==> flow/design.v <==
module matvec_mul #(
    parameter R=8, C=8, W_X=8, W_K=8,
    localparam DEPTH = $clog2(C),
               W_M = W_X + W_K,
               W_Y = W_M + DEPTH
  )(  
    input  logic clk, cen,
    input  logic signed [R-1:0][C-1:0][W_K-1:0] k,
    input  logic signed        [C-1:0][W_X-1:0] x, 
    output logic signed        [R-1:0][W_Y-1:0] y
  );
  localparam C_PAD = 2**$clog2(C);
  logic signed [W_Y-1:0] tree [R][DEPTH+1][C_PAD];  
  logic signed [C_PAD-1:0][W_X-1:0] x_pad;
  logic signed [R-1:0][C_PAD-1:0][W_K-1:0] k_pad;      
  always_comb begin
    x_pad = '0;
    k_pad = '0;
    for (int i = 0; i < C; i++) begin
      x_pad[i] = x[i];
    end
    for (int i = 0; i < R; i++) begin
      for (int j = 0; j < C; j++) begin
        k_pad[i][j] = k[i][j];
      end
    end
  end
  genvar r, c, d, a;
  for (r=0; r<R; r=r+1) begin
    for (c=0; c<C_PAD; c=c+1)
      always_ff @(posedge clk)   
        if (cen) tree[r][0][c] <= $signed(k_pad[r][c]) * $signed(x_pad[c]);
    for (d=0; d<DEPTH; d=d+1)
      for (a=0; a<C_PAD/2**(d+1); a=a+1)
        always_ff @(posedge clk)   
          if (cen) tree[r][d+1][a] <= tree[r][d][2*a] + tree[r][d][2*a+1];
    assign y[r] = tree[r][DEPTH][0];
  end
endmodule
module axis_matvec_mul #(
    parameter R=8, C=8, W_X=4, W_K=3,
    localparam W_Y = W_X + W_K + $clog2(C)
)(
    input  logic clk, rstn,
    output logic s_axis_kx_tready,
    input  logic s_axis_kx_tvalid,
    input  logic [R*C*W_K + C*W_X -1:0] s_axis_kx_tdata,
    input  logic m_axis_y_tready,
    output logic m_axis_y_tvalid,
    output logic [R*W_Y-1:0] m_axis_y_tdata
);
    typedef enum logic [2:0] {
        IDLE,
        LOAD_DATA,
        COMPUTING,
        RESULT_READY
    } state_t;
    state_t state, next_state;
    logic [R-1:0][C-1:0][W_K-1:0] k_reg;
    logic [C-1:0][W_X-1:0] x_reg;
    logic [R*W_Y-1:0] y_reg;
    logic computing;
    logic [$clog2(C+2)-1:0] compute_counter;
    always_ff @(posedge clk or negedge rstn) begin
        if (!rstn) begin
            state <= IDLE;
        end else begin
            state <= next_state;
        end
    end
    matvec_mul #(
        .R(R), .C(C), .W_X(W_X), .W_K(W_K)
    ) MATVEC (
        .clk(clk),
        .cen(computing),
        .k(k_reg),
        .x(x_reg),
        .y(y_reg)
    );
    always_comb begin
        next_state = state;
        case (state)
            IDLE: 
                if (s_axis_kx_tvalid && s_axis_kx_tready)
                    next_state = LOAD_DATA;
            LOAD_DATA:
                next_state = COMPUTING;
            COMPUTING: 
                if (compute_counter == C+1)
                    next_state = RESULT_READY;
            RESULT_READY:
                if (m_axis_y_tready)
                    next_state = IDLE;
        endcase
    end
    always_ff @(posedge clk or negedge rstn) begin
        if (!rstn) begin
            k_reg <= '0;
            x_reg <= '0;
            computing <= 1'b0;
            compute_counter <= '0;
            m_axis_y_tvalid <= 1'b0;
            m_axis_y_tdata <= '0;
        end else begin
            case (state)
                IDLE: begin
                    compute_counter <= '0;
                    computing <= 1'b0;
                    if (s_axis_kx_tvalid && s_axis_kx_tready) begin
                        for (int r = 0; r < R; r++) begin
                            for (int c = 0; c < C; c++) begin
                                k_reg[r][c] <= s_axis_kx_tdata[(r*C + c)*W_K +: W_K];
                            end
                        end
                        for (int c = 0; c < C; c++) begin
                            x_reg[c] <= s_axis_kx_tdata[R*C*W_K + c*W_X +: W_X];
                        end
                    end
                end
                LOAD_DATA: begin
                    computing <= 1'b1;
                end
                COMPUTING: begin
                    compute_counter <= compute_counter + 1;
                    if (compute_counter == C+1) begin
                        m_axis_y_tdata <= y_reg;
                        m_axis_y_tvalid <= 1'b1;
                        computing <= 1'b0;
                    end
                end
                RESULT_READY: begin
                    if (m_axis_y_tready) begin
                        m_axis_y_tvalid <= 1'b0;
                    end
                end
            endcase
        end
    end
    assign s_axis_kx_tready = (state == IDLE);
endmodule
Tool chain data of axis_matvec_mul

The steps from the RTL of axis_matvec_mul to its reports follow in flow order.
Line numbers count from 1 in the design file above.
Cell names lack the library's common part.
Not given: n/a

Top module: axis_matvec_mul
Clock input: clk
Library: sky130hd
Corner: tt_025C_1v80

After elaboration

Yosys after proc, flatten, opt, wreduce and memory -nomap, before mapping. Print and check cells are not counted. Equal cells are merged and count once.

Register bits after elaboration: 1,513
Bits of input ports: 228
Output and inout port bits: 82
Cells after elaboration: 346

Add/sub/neg operators: 57
Multiply operators: 64
Equal/unequal tests: 7
Multiplexer cells: 10
Reductions and logical operators: 11

Operator list:

| cell                                   | count |
| multiplier 3 x 4 -> 7 bit              | 64 |
| adder 10 bit                           | 56 |
| parallel mux 3 bit (select 4 bit)      | 1 |
| two-way mux 3 bit                      | 3 |
| parallel mux 4 bit (select 2 bit)      | 1 |
| inequality test 2 bit with constant B  | 3 |
| AND reduction 2 bit                    | 3 |
| == test 3 x 2 -> 1 bit with constant B | 2 |
| nonzero test 2 bit                     | 2 |
| adder 4 x 1 -> 4 bit with constant B   | 1 |
| == test 4 bit with constant B          | 1 |
| AND reduction 4 bit                    | 1 |
| nonzero test 4 bit                     | 1 |
| == test 3 x 1 -> 1 bit with constant B | 1 |
| logical NOT 3 bit                      | 1 |
| AND reduction 3 bit                    | 1 |
| nonzero test 3 bit                     | 1 |
| parallel mux 1 bit (select 3 bit)      | 1 |
| two-way mux 1 bit                      | 3 |
| parallel mux 1 bit (select 2 bit)      | 1 |
| logical AND 1 bit                      | 1 |

Logic depth

Longest topological path by Yosys (ltp), each cell counted once; first at word level (registers and memories cut), then after technology mapping (sequential cells cut; the memories' decode and read muxes count).

Word-level depth: 4
ABC_AREA: 0
Depth in mapped cells: 11
Mapped depth without buffers: 9

Netlist

Source: synth_stat.txt of the flow (Yosys; design flattened, memories mapped). It holds for the ABC_AREA given above (unset counts as 0); a run with the other value may have another netlist.

Cell count: 6,836
Chip area (Yosys): 82,781.9 um2
Area of sequential cells: 38,127.8 um2
Flip-flops: 1,322
Buffer cells: 153

Cells by type:

| cell     | count | area in all (um2) |
| edfxtp_1 | 1,008 | 3.03E+04 |
| ha_1     | 971   | 1.21E+04 |
| dfrtp_1  | 313   | 7.83E+03 |
| fa_1     | 324   | 6.49E+03 |
| xnor2_1  | 475   | 4,160.24 |
| mux2_2   | 296   | 3.33E+03 |
| inv_1    | 656   | 2.46E+03 |
| and2_1   | 310   | 1,939.36 |
| a21oi_1  | 323   | 1,616.55 |
| xor2_1   | 156   | 1,366.31 |
| nand2_1  | 346   | 1.3E+03 |
| a21o_1   | 172   | 1.29E+03 |
| nor2_1   | 323   | 1.21E+03 |
| nor2b_1  | 161   | 1.01E+03 |
| nand2b_1 | 139   | 869.584 |
| o21ai_0  | 166   | 830.797 |
| nand3_1  | 104   | 520.499 |
| a31o_2   | 52    | 455.437 |

Other cell types: 40; their cells: 541.
The figures by module come from a second, unflattened synthesis with its own total; it is not the netlist above.

Cell total of the unflattened synthesis: 6,853
Area (unflattened synthesis): 83,358.7 um2

Each row is one instance without its submodules.

Modules:

| module          | instances | cells | area (um2) | sequential area (um2) |
| matvec_mul      | 1         | 6,168 | 71,277.1   | 30,269.0 |
| axis_matvec_mul | 1         | 685   | 12,081.6   | 7,858.8 |

Path before layout

OpenSTA on the mapped netlist: ideal clock, no wires. The path of least setup slack (recovery checks aside). Input and output delay are each 20% of the period. Register names are those of the netlist, which keeps one name where synthesis merged equal registers.

Kind: register -> register
Start: register (no name shown)
End: register computing
Period: 8,000 ps
Library setup time: 177 ps
Launch time at the first pin: 0 ps
Arrival time: 22,421 ps
Data required time: 7,823 ps
Path slack: -14,598 ps
Path delay: 22,598 ps
Stages on the path: 3
Buffers on the path: 0
Synthesis period reached: 22,598 ps

"path delay" is the arrival time less input delay plus setup time.
"stages on the path" counts driving pins, that of a launching flip-flop among them; a cell with two outputs on the path counts twice.
"synthesis period reached" = period - worst setup slack (recovery checks aside). The figure is calculated, with input and output delays left at 20% of the set period.
At most two assigning lines are given for a register; there are more.

Path through: dfrtp_1 a21oi_1 o221ai_1

RTL lines, path after synthesis:

| element          | line | text |
| end: assignment  | 100  | `computing <= 1'b0;` |
| end: assignment  | 108  | `computing <= 1'b0;` |
| end: declaration | 62   | `logic computing;` |

No chain of elaborated cells between the ends is given.

Worst path after layout

From the final timing report of run A: the path of least setup slack in the routed layout; clock arrival at registers is part of the times.
The path's times are printed in steps of 10 ps; the period is the one set.

Kind: register -> output
Start: register state
End: output s_axis_kx_tready
Period: 8,000 ps
Output delay: 1,600 ps
Launch time at the first pin: 790 ps
Arrival time: 1,920 ps
Data required time: 6,400 ps
Path slack: 4,480 ps
Stages on the path: 2
Buffers on the path: 1

An end named without its bit number is one bit of that signal or, where synthesis recoded a state register, one of its new flip-flops.

Path through: dfstp_2 clkdlybuf4s50_1

RTL lines, path post-layout:

| element            | line | text |
| start: declaration | 58   | `state_t state, next_state;` |
| start: assignment  | 66   | `state <= IDLE;` |
| start: assignment  | 68   | `state <= next_state;` |
| end: declaration   | 45   | `output logic s_axis_kx_tready,` |

No chain of elaborated cells between the ends is given.

Ticket comment

4 stored runs of axis_matvec_mul in the flow (synthesis by Yosys, layout by OpenROAD, sky130hd cells), in arbitrary order. Constraints: input delay and output delay 20% of the set period each, output load 0.01 pF.
"achieved period" is the run's clock period less its worst setup slack. It is reckoned from that one timing run; input and output delays stay at 20% of the period that was set.
"critical setup path time" is the time allowed to the run's worst setup path (the clock period less input and output delay, where it has them) less its slack. Clock arrival times count: a late capture clock shortens it, a late launch clock lengthens it.
"critical setup path time" is known to 10 ps.
Among the settings, - means not set for that run.

| name                                | run A              | run B                | run C                | run D                |
| CAP_MARGIN                          | 40                 | 20                   | 40                   | 5                    |
| CELL_PAD_IN_SITES_DETAIL_PLACEMENT  | 1                  | 2                    | 0                    | -                    |
| CORE_ASPECT_RATIO                   | 1.4                | 0.52                 | 1.4                  | -                    |
| CORE_MARGIN                         | 10                 | 2                    | 4                    | 5                    |
| CORE_UTILIZATION                    | 40                 | 41                   | 40                   | 26                   |
| CTS_CLUSTER_DIAMETER                | 196                | 372                  | 257                  | 221                  |
| GPL_ROUTABILITY_DRIVEN              | 0                  | -                    | 0                    | 0                    |
| SETUP_SLACK_MARGIN                  | 0.53               | 0.89                 | -                    | 0.29                 |
| TNS_END_PERCENT                     | 65                 | -                    | 55                   | 30                   |
| period_ns                           | 8.0                | 8.0                  | 6.22                 | 2.63                 |
| SLEW_MARGIN                         | 20                 | 20                   | 20                   | 20                   |
| HOLD_SLACK_MARGIN                   | -                  | 0.15                 | 0.14                 | -                    |
| MAX_ROUTING_LAYER                   | -                  | met4                 | met4                 | -                    |
| MIN_ROUTING_LAYER                   | -                  | met2                 | met2                 | -                    |
| PLACE_DENSITY                       | -                  | -                    | -                    | 0.74                 |
| worst setup slack after layout (ps) | 4,484              | 4,114                | 2,832                | -104                 |
| chip area in the Yosys report (um2) | 82,781.9           | 82,781.9             | 82,781.9             | 82,781.9             |
| die area (um2)                      | 225,809.0          | 205,713.0            | 214,400.0            | 329,775.0            |
| post-route utilization (%)          | 45.9               | 47.1                 | 45.9                 | 32.4                 |
| critical setup path time (ps)       | 1,920              | 3,890                | 3,390                | 2,730                |
| worst setup path type               | register -> output | register -> register | register -> register | register -> register |
| achieved period (ps)                | 3,516              | 3,886                | 3,388                | 2,734                |
